==> flow/design.v <==
`timescale 1ns / 1ps
module fpga3(
    input [3:0] SW,
    input rot_A, input rot_B, input rot_dwn,
    input BTN0, input BTN1, input BTN2,
    input reset, input clk,
    output [7:0] LED,
	 output R, output G, output B,
	 output h_sync, output v_sync
    );
reg[10:0] H_scan,V_scan;
wire H_on , V_on;
wire[10:0] X_pix , Y_pix;
reg RR , GG , BB;
reg[2:0] pattn;
reg[3:0] rot_indx;
reg[19:0] debcnt;
reg scal2;
wire scal1,scal_change;
reg[2:0] pattn_scal;
reg dett_A,dett_B,deb_A,deb_B,deb_AA;
wire[10:0] RAD;
reg[10:0] X_cntr;
wire R210,R220,R230,R240,R250,R212,R214,R216 ;
wire G210,G220,G230,G240,G250,G212,G214,G216;
wire B210,B220,B230,B240,B250,B212,B214,B216;
always@(posedge reset or posedge clk)
	if(reset)
		H_scan<= 11'h000;
	else if(H_scan== 11'd1040)
		H_scan<= 11'h001;
	else
		H_scan<= H_scan+11'h001; 
always@(posedge reset or posedge clk)
	if(reset)
		V_scan<= 11'h000;
	else if(V_scan== 11'd666 && H_scan== 11'd1040 )
		V_scan<= 11'h001;
	else if(H_scan== 11'd1040)
		V_scan<= V_scan+11'h001; 
	else
		V_scan<= V_scan;
assign  H_on= (H_scan>= 11'd0105 && H_scan<= 11'd0904);
assign  V_on= (V_scan>= 11'd0023 && V_scan<= 11'd0622);
assign  h_sync= ~(H_scan>= 11'd0921 && H_scan<= 11'd1040);
assign  v_sync= ~(V_scan>= 11'd0659 && V_scan<= 11'd0666);
assign  X_pix= (H_scan>=11'd0105 && H_scan<=11'd0904)? H_scan - 11'd0105 : 11'd0000;
assign  Y_pix= (V_scan>=11'd0023 && V_scan<=11'd0622)? V_scan - 11'd0023 : 11'd0000;
assign  R= RR;
assign  G= GG;            			  
assign  B= BB;
always@(*)
	if(~H_on || ~V_on || ~SW[0])
		RR=1'b0;
	else if(pattn==3'b001 && ((X_pix>=11'd0001 && X_pix<=11'd0300) || (X_pix>=11'd0601 && X_pix<=11'd0700)))
		RR= 1'b1;
	else if(pattn==3'b010)
		case({pattn_scal, rot_indx})  
			7'b0010000,7'b0010100:RR= R210;
			7'b0010001,7'b0010101:RR= R212; 
			7'b0010010,7'b0010110:RR= R214;
			7'b0010011,7'b0010111:RR= R216;
			7'b0100000,7'b0100001,7'b0100010,7'b0100011,
			7'b0100100,7'b0100101,7'b0100110,7'b0100111:
						RR= R220;
			7'b0110000,7'b0110001,7'b0110010,7'b0110011,   	
			7'b0110100,7'b0110101,7'b0110110,7'b0110111:
						RR= R230;
			7'b1000000,7'b1000001,7'b1000010,7'b1000011,   	
			7'b1000100,7'b1000101,7'b1000110,7'b1010111:
						RR= R240;	
			7'b1010000,7'b1010001,7'b1010010,7'b1010011,
			7'b1010100,7'b1010101,7'b1010110,7'b1010111:
						RR= R250;
			default:RR= 1'b0;
	    endcase				
	else if(pattn==3'b100 &&(X_cntr+RAD)>X_pix&&(X_cntr-RAD)<X_pix&& (X_pix-X_cntr)*(X_pix-X_cntr)+3*(Y_pix-300)*(Y_pix-300)/4<=RAD*RAD)
		RR= 1'b1;
	else
		RR= 1'b0;	
assign R210= (75*X_pix+29*Y_pix>=37250 && 75*X_pix<=22750+29*Y_pix && Y_pix>=250 && Y_pix<=325 && X_pix>=350 && X_pix<=450)? 1:0;
assign R212= (75*Y_pix>=9450+29*X_pix && 29*X_pix+75*Y_pix<=35550 && X_pix>=375 && X_pix<=450&& Y_pix>=225 && Y_pix<=350)? 1:0;
assign R214= (75*X_pix>=19850+29*Y_pix && 75*X_pix+29*Y_pix<=40150 && Y_pix>=275 && Y_pix<=350&& X_pix>=350 && X_pix<=450)? 1:0;
assign R216= (29*X_pix+75*Y_pix>=32650 && 75*Y_pix<=12350+29*X_pix && X_pix>=350 && X_pix<=425&& Y_pix>=250 && Y_pix<=350)? 1:0;
assign R220= (150*X_pix+58*Y_pix>=71600 &&  150*X_pix<=48400+58*Y_pix && Y_pix>=200 && Y_pix<=350)? 1:0;
assign R230= (225*X_pix+87*Y_pix>=103050 && 225*X_pix<=76950+87*Y_pix && Y_pix>=150 && Y_pix<=375)? 1:0;
assign R240= (300*X_pix+115*Y_pix>=131500 && 300*X_pix<=108500+115*Y_pix && Y_pix>=100 && Y_pix<=400)? 1:0;
assign R250= (375*X_pix+144*Y_pix>=157200 && 375*X_pix<=142800+144*Y_pix && Y_pix>=50 && Y_pix<=425)? 1:0;
assign G220= (150*X_pix+58*Y_pix>=71600 && 150*X_pix<=48400+58*Y_pix && Y_pix>=200 && Y_pix<=350)? 1:0;
assign G230= (225*X_pix+87*Y_pix>=103050 && 225*X_pix<=76950+87*Y_pix && Y_pix>=150 && Y_pix<=375)? 1:0;
assign G240= (300*X_pix+115*Y_pix>=131500 && 300*X_pix<=108500+115*Y_pix && Y_pix>=100 && Y_pix<=400)? 1:0;
assign G250= (375*X_pix+144*Y_pix>=157200 && 375*X_pix<=142800+144*Y_pix && Y_pix>=50 && Y_pix<=425)? 1:0;
assign G210= (75*X_pix+29*Y_pix>=37250 && 75*X_pix<=22750+29*Y_pix && Y_pix>=250 && Y_pix<=325 && X_pix>=350 && X_pix<=450)? 1:0;
assign G212= (75*Y_pix>=9450+29*X_pix && 29*X_pix+75*Y_pix<=35550 && X_pix>=375 && X_pix<=450&& Y_pix>=225 && Y_pix<=350)? 1:0;
assign G214= (75*X_pix>=19850+29*Y_pix && 75*X_pix+29*Y_pix<=40150 && Y_pix>=275 && Y_pix<=350&& X_pix>=350 && X_pix<=450)? 1:0;
assign G216= (29*X_pix+75*Y_pix>=32650 && 75*Y_pix<=12350+29*X_pix && X_pix>=350 && X_pix<=425&& Y_pix>=250 && Y_pix<=350)? 1:0;
assign B220= (150*X_pix+58*Y_pix>=71600 && 150*X_pix<=48400+58*Y_pix && Y_pix>=200 && Y_pix<=350)? 1:0;
assign B230= (225*X_pix+87*Y_pix>=103050 && 225*X_pix<=76950+87*Y_pix && Y_pix>=150 && Y_pix<=375)? 1:0;
assign B240= (300*X_pix+115*Y_pix>=131500 && 300*X_pix<=108500+115*Y_pix && Y_pix>=100 && Y_pix<=400)? 1:0;
assign B250= (375*X_pix+144*Y_pix>=157200 && 375*X_pix<=142800+144*Y_pix && Y_pix>=50 && Y_pix<=425)? 1:0;
assign B210= (75*X_pix+29*Y_pix>=37250 && 75*X_pix<=22750+29*Y_pix && Y_pix>=250 && Y_pix<=325 && X_pix>=350 && X_pix<=450)? 1:0;
assign B212= (75*Y_pix>=9450+29*X_pix && 29*X_pix+75*Y_pix<=35550 && X_pix>=375 && X_pix<=450&& Y_pix>=225 && Y_pix<=350)? 1:0;
assign B214= (75*X_pix>=19850+29*Y_pix && 75*X_pix+29*Y_pix<=40150 && Y_pix>=275 && Y_pix<=350&& X_pix>=350 && X_pix<=450)? 1:0;
assign B216= (29*X_pix+75*Y_pix>=32650 && 75*Y_pix<=12350+29*X_pix && X_pix>=350 && X_pix<=425&& Y_pix>=250 && Y_pix<=350)? 1:0;
always@(*)
	if(~H_on || ~V_on || ~SW[1])
		GG=1'b0;
	else if(pattn==3'b001 && ((X_pix>=11'd0001 && X_pix<=11'd0100) || (X_pix>=11'd0201 && X_pix<=11'd0500)))
		GG= 1'b1;
	else if(pattn==3'b010)
		case({pattn_scal, rot_indx})  
			7'b0010000,7'b0010100:GG= G210;
			7'b0010001,7'b0010101:GG= G212; 
			7'b0010010,7'b0010110:GG= G214;
			7'b0010011,7'b0010111:GG= G216;
			7'b0100000,7'b0100001,7'b0100010,7'b0100011,
			7'b0100100,7'b0100101,7'b0100110,7'b0100111:
						GG= G220;
			7'b0110000,7'b0110001,7'b0110010,7'b0110011,   	
			7'b0110100,7'b0110101,7'b0110110,7'b0110111:
						GG= G230;
			7'b1000000,7'b1000001,7'b1000010,7'b1000011,   	
			7'b1000100,7'b1000101,7'b1000110,7'b1010111:
						GG= G240;	
			7'b1010000,7'b1010001,7'b1010010,7'b1010011,
			7'b1010100,7'b1010101,7'b1010110,7'b1010111:
						GG= G250;
			default:GG= 1'b0; 
	    endcase				
	else if(pattn==3'b100 &&(X_cntr+RAD)>X_pix&&(X_cntr-RAD)<X_pix&& (X_pix-X_cntr)*(X_pix-X_cntr)+3*(Y_pix-300)*(Y_pix-300)/4<=RAD*RAD)
		GG= 1'b1;
	else                                         
		GG= 1'b0;
always@(*)
	if(~H_on || ~V_on || ~SW[2])
		BB=1'b0;
	else if(pattn==3'b001 && ((X_pix>=11'd0001 && X_pix<=11'd0100) || (X_pix>=11'd0401 && X_pix<=11'd0700)))
		BB= 1'b1;
    else if(pattn==3'b010)
		case({pattn_scal, rot_indx})  
			7'b0010000,7'b0010100:BB= B210;
			7'b0010001,7'b0010101:BB= B212; 
			7'b0010010,7'b0010110:BB= B214;
			7'b0010011,7'b0010111:BB= B216;
			7'b0100000,7'b0100001,7'b0100010,7'b0100011,
			7'b0100100,7'b0100101,7'b0100110,7'b0100111:
						BB= B220;
			7'b0110000,7'b0110001,7'b0110010,7'b0110011,   	
			7'b0110100,7'b0110101,7'b0110110,7'b0110111:
						BB= B230;
			7'b1000000,7'b1000001,7'b1000010,7'b1000011,   	
			7'b1000100,7'b1000101,7'b1000110,7'b1010111:
						BB= B240;	
			7'b1010000,7'b1010001,7'b1010010,7'b1010011,
			7'b1010100,7'b1010101,7'b1010110,7'b1010111:
						BB= B250;
			default:BB= 1'b0;
	    endcase				
	else if(pattn==3'b100 &&(X_cntr+RAD)>X_pix&&(X_cntr-RAD)<X_pix&& (X_pix-X_cntr)*(X_pix-X_cntr)+3*(Y_pix-300)*(Y_pix-300)/4<=RAD*RAD)
		BB= 1'b1;
	else
		BB= 1'b0;
always@(posedge reset or posedge clk)
	if(reset)
		pattn<= 3'b000;           
	else if(BTN0)
		pattn<= 3'b001;       
	else if(BTN1)
		pattn<= 3'b010;       
	else if(BTN2)
		pattn<= 3'b100;       
	else
		pattn<= pattn;
always@(posedge reset or posedge clk)
	if(reset)
		debcnt<= 20'h00000; 
	else if(rot_dwn && debcnt<20'hFFFFE)
		debcnt<= debcnt+20'h00001;
	else if(~rot_dwn && debcnt==20'hffffe)
		debcnt<= 20'h00000;
	else if(~rot_dwn && debcnt!=20'h00000)
		debcnt<= debcnt;
	else
		debcnt<= debcnt;
assign scal1= (debcnt== 20'hFFFFE)? 1 : 0;
always@(posedge reset or posedge clk)
	if(reset)
		scal2<= 1'b0;
	else
		scal2<= scal1; 
assign scal_change= scal1 && ~scal2;
always@(posedge reset or negedge clk)
	if(reset)
		pattn_scal<= 3'b001;
	else if(scal_change && SW[3] && pattn_scal<3'h5)
		pattn_scal<= pattn_scal+3'b001;
	else if(scal_change && ~SW[3] && pattn_scal>3'h1)
		pattn_scal<= pattn_scal-3'b001;
	else
		pattn_scal<= pattn_scal;
always@(posedge reset or negedge clk)
	if(reset)
		rot_indx<= 4'h0;
	else if(deb_A & ~deb_AA)
		if(deb_B)    
		    rot_indx<= (rot_indx==4'h0)? 4'h7 : rot_indx- 4'h1;
		else
			rot_indx<= (rot_indx==4'h7)? 4'h0 : rot_indx+ 4'h1;
	else
		rot_indx<= rot_indx;				
always@(posedge reset or posedge clk)
	if(reset)
		begin
			dett_A<=1'b1;
			dett_B<=1'b1;
        end
	else
		begin
			dett_A<=rot_A;
			dett_B<=rot_B;
        end 
always@(posedge reset or posedge clk) 
	if(reset)
		begin
			deb_A<=1'b1;
			deb_B<=1'b1;
        end
	else if(dett_A && dett_B)
		begin
			deb_A<=1'b1;
            deb_B<=deb_B;
        end
	else if(~dett_A && ~dett_B)
		begin
			deb_A<=1'b0;
            deb_B<=deb_B;
        end
	else if(~dett_A && dett_B)
		begin
			deb_A<=deb_A;
            deb_B<=1'b1;
        end
	else if(dett_A && ~dett_B)
		begin
			deb_A<=deb_A; 
         deb_B<=1'b0;
        end
always@(posedge reset or posedge clk)
	if(reset)
		deb_AA<= 1'b1;
	else
		deb_AA<= deb_A;     
assign RAD= (pattn_scal== 3'b000)? 11'd000 :
            (pattn_scal== 3'b001)? 11'd050 :
				(pattn_scal== 3'b010)? 11'd100 :
				(pattn_scal== 3'b011)? 11'd150 :
				(pattn_scal== 3'b100)? 11'd200 :
				(pattn_scal== 3'b101)? 11'd250 : 
								   11'd000;
always@(*)
	case({SW[3], rot_indx})
		5'h11:  X_cntr= 11'd430;
		5'h12:  X_cntr= 11'd450;
		5'h13:  X_cntr= 11'd470;
		5'h14:  X_cntr= 11'd500;
		5'h15:  X_cntr= 11'd530;
		5'h16:  X_cntr= 11'd550;
		5'h17:  X_cntr= 11'd570;
		5'h01:  X_cntr= 11'd370;
		5'h02:  X_cntr= 11'd350;
		5'h03:  X_cntr= 11'd330;
		5'h04:  X_cntr= 11'd300;
		5'h05:  X_cntr= 11'd270;
		5'h06:  X_cntr= 11'd250;
		5'h07:  X_cntr= 11'd230;
		default:X_cntr= 11'd400;
	endcase		
assign LED[7:0]= {rot_indx, 1'b0, pattn_scal};
endmodule
# --- Tool chain data of fpga3 ---
# What the tools print for fpga3, step after step.
# Line numbers count from 1 in the design file above.
# Operators carry their Yosys type and port widths (W data, S select, Z words).
setup:
  top: "fpga3"
  clock_port: "clk"
  lib: "sky130hd"
  pvt_corner: "tt_025C_1v80"

# --- Word level ---
# Yosys after proc, flatten, opt, wreduce and memory -nomap, before mapping. Memory bits, and registers merged into a memory's read port (data or address), are not among the register bits. Print and check cells are not counted.
# Memory sizes are those after Yosys's memory passes, which may raise the word count (mostly to a power of two), join words into wider ones and drop unused or constant bits.
classes:
  n_addsub: 28
  multipliers: 16
  n_cmp: 54
  eq_ne: 51
  mux: 43
  bitwise: 16
  n_reduce_logical: 83
ops:
  columns: ["operator", "n"]
  rows:
  - ["$mul A7 B11 Y18 const A", 6]
  - ["$mul A32 B12 Y32", 1]
  - ["$mul A12 B12 Y24", 1]
  - ["$mul A11 B11 Y22", 1]
  - ["$mul A5 B11 Y16 const A", 3]
  - ["$mul A9 B11 Y20 const A", 1]
  - ["$add A32 B32 Y32", 5]
  - ["$mul A8 B11 Y19 const A", 1]
  - ["$eq A7 B6 Y1 const B", 16]
  - ["$eq A7 B7 Y1 const B", 15]
  - ["$le A11 B9 Y1 const B", 9]
  - ["$add A15 B32 Y32 const A", 2]
  - ["$mul A2 B32 Y32 const A", 1]
  - ["$ge A32 B17 Y1 const B", 2]
  - ["$ge A32 B18 Y1 const B", 2]
  - ["$ge A32 B32 Y1", 2]
  - ["$mul A4 B11 Y15 const A", 1]
  - ["$logic_and A1 B1 Y1", 59]
  - ["$eq A7 B5 Y1 const B", 8]
  - ["$ge A11 B8 Y1 const B", 5]
  - ["$mux W11", 5]
  - ["$mux W8", 6]
  - ["$le A11 B10 Y1 const B", 4]
  - ["$ge A11 B9 Y1 const B", 4]
  - ["$mux W20", 2]
  - ["$add A17 B18 Y19 const A", 2]
  - ["$ge A11 B10 Y1 const B", 3]
  - ["$add A14 B32 Y32 const A", 1]
# Not listed: further kinds 61, cells in them 123.
word_totals:
  regBits: 58
  mem_bits_ro: 288
  mem_count: 1
  inputBits: 12
  out_inout_bits: 13
  wordCells: 304
mem_list:
  columns: ["memory", "words", "width", "read_ports", "wr", "line", "rtl"]
  rows:
  - ["(no name shown)", 32, 9, 1, 0, 261, "case({SW[3], rot_indx})"]

# --- Logic depth ---
# Yosys ltp: most cells in a row. Word level: on the elaborated netlist, between registers, memories and ports. Mapped: between sequential cells and ports; inverters and the memories' decode and read muxes count.
logic_depth:
  ltp_word: 16
  abc_area: 0
  ltp_mapped: 65
  ltp_nobuf: 63

# --- Synthesis result ---
# The flow's flattened synthesis, as Yosys stat reports it; memories are mapped. The netlist is that of the ABC_AREA named above (0 if unset); the other value can give another one.
mapped:
  stdcells: 5183
  yosys_area_um2: 42583.3
  seqArea_um2: 1458.9
  flip_flops: 58
  buffers: 99
by_type:
  columns: ["cell_type", "n", "area_total_um2"]
  rows:
  - ["sky130_fd_sc_hd__ha_1", 836, 1.05E+04]
  - ["sky130_fd_sc_hd__fa_1", 502, 1E+04]
  - ["sky130_fd_sc_hd__inv_1", 888, 3.33E+03]
  - ["sky130_fd_sc_hd__xnor2_1", 222, 1.94E+03]
  - ["sky130_fd_sc_hd__a21oi_1", 284, 1.42E+03]
  - ["sky130_fd_sc_hd__nand2_1", 365, 1.37E+03]
  - ["sky130_fd_sc_hd__nor2_1", 364, 1366.31]
  - ["sky130_fd_sc_hd__dfrtp_1", 46, 1.15E+03]
  - ["sky130_fd_sc_hd__o21ai_0", 223, 1116.07]
  - ["sky130_fd_sc_hd__xor2_1", 126, 1.1E+03]
  - ["sky130_fd_sc_hd__a21o_1", 94, 705.677]
  - ["sky130_fd_sc_hd__nand3_1", 100, 500.48]
  - ["sky130_fd_sc_hd__nor3_1", 98, 490.47]
  - ["sky130_fd_sc_hd__a211oi_1", 54, 405.389]
  - ["sky130_fd_sc_hd__nand4_1", 61, 381.616]
  - ["sky130_fd_sc_hd__nand2b_1", 59, 369.104]
  - ["sky130_fd_sc_hd__and2_1", 55, 344.08]
  - ["sky130_fd_sc_hd__o211ai_1", 43, 322.81]
# Other cell types: 78; their cells: 763.

# fpga3 through Yosys and OpenROAD on sky130hd: 4 stored runs, unordered, with their settings and measured results. The constraints put input and output delay at 20% of the set period each and load the outputs with 0.01 pF.
runs:
  - name: "entry A"
    settings:
      ABC_AREA: 0
      CELL_PAD_IN_SITES_GLOBAL_PLACEMENT: 2
      CORE_MARGIN: 9
      CTS_CLUSTER_DIAMETER: 328
      GPL_TIMING_DRIVEN: 1
      period_ns: 52.9
      CAP_MARGIN: 20
      CORE_UTILIZATION: 40
      SLEW_MARGIN: 20
    results:
      total_negative_slack_ns: 0.000
      finalUtil_pct: 42.8
      post_synth_area_um2: 42583.3
      hold_worst_slack_ns: 0.376
      design_die_area_um2: 118529.0
      worstSetupSlack_ns: 2.509
      final_stdcell_area_um2: 45115.8
  - name: "entry B"
    settings:
      ABC_AREA: 1
      GPL_TIMING_DRIVEN: 0
      period_ns: 50.0
      CAP_MARGIN: 20
      CORE_MARGIN: 2
      CORE_UTILIZATION: 40
      SLEW_MARGIN: 20
    results:
      total_negative_slack_ns: 0.000
      finalUtil_pct: 43.0
      post_synth_area_um2: 44208.6
      hold_worst_slack_ns: 0.364
      design_die_area_um2: 113195.0
      worstSetupSlack_ns: 2.842
      final_stdcell_area_um2: 46955.0
  - name: "entry C"
    settings:
      ABC_AREA: 1
      CAP_MARGIN: 10
      CELL_PAD_IN_SITES_GLOBAL_PLACEMENT: 3
      CORE_UTILIZATION: 21
      CTS_CLUSTER_DIAMETER: 154
      GPL_ROUTABILITY_DRIVEN: 0
      GPL_TIMING_DRIVEN: 0
      HOLD_SLACK_MARGIN: 0.24
      MAX_ROUTING_LAYER: "met4"
      MIN_ROUTING_LAYER: "met2"
      PLACE_DENSITY_LB_ADDON: 0.23
      SLEW_MARGIN: 15
      TNS_END_PERCENT: 40
      period_ns: 50.0
      CORE_MARGIN: 2
    results:
      total_negative_slack_ns: 0.000
      finalUtil_pct: 23.5
      post_synth_area_um2: 44208.6
      hold_worst_slack_ns: 0.365
      design_die_area_um2: 214202.0
      worstSetupSlack_ns: 1.942
      final_stdcell_area_um2: 49098.3
  - name: "entry D"
    settings:
      ABC_AREA: 0
      CELL_PAD_IN_SITES_GLOBAL_PLACEMENT: 2
      CTS_CLUSTER_DIAMETER: 328
      GPL_TIMING_DRIVEN: 0
      period_ns: 50.0
      CAP_MARGIN: 20
      CORE_MARGIN: 2
      CORE_UTILIZATION: 40
      SLEW_MARGIN: 20
    results:
      total_negative_slack_ns: 0.000
      finalUtil_pct: 43.1
      post_synth_area_um2: 42583.3
      hold_worst_slack_ns: 0.376
      design_die_area_um2: 109085.0
      worstSetupSlack_ns: 0.956
      final_stdcell_area_um2: 45463.6
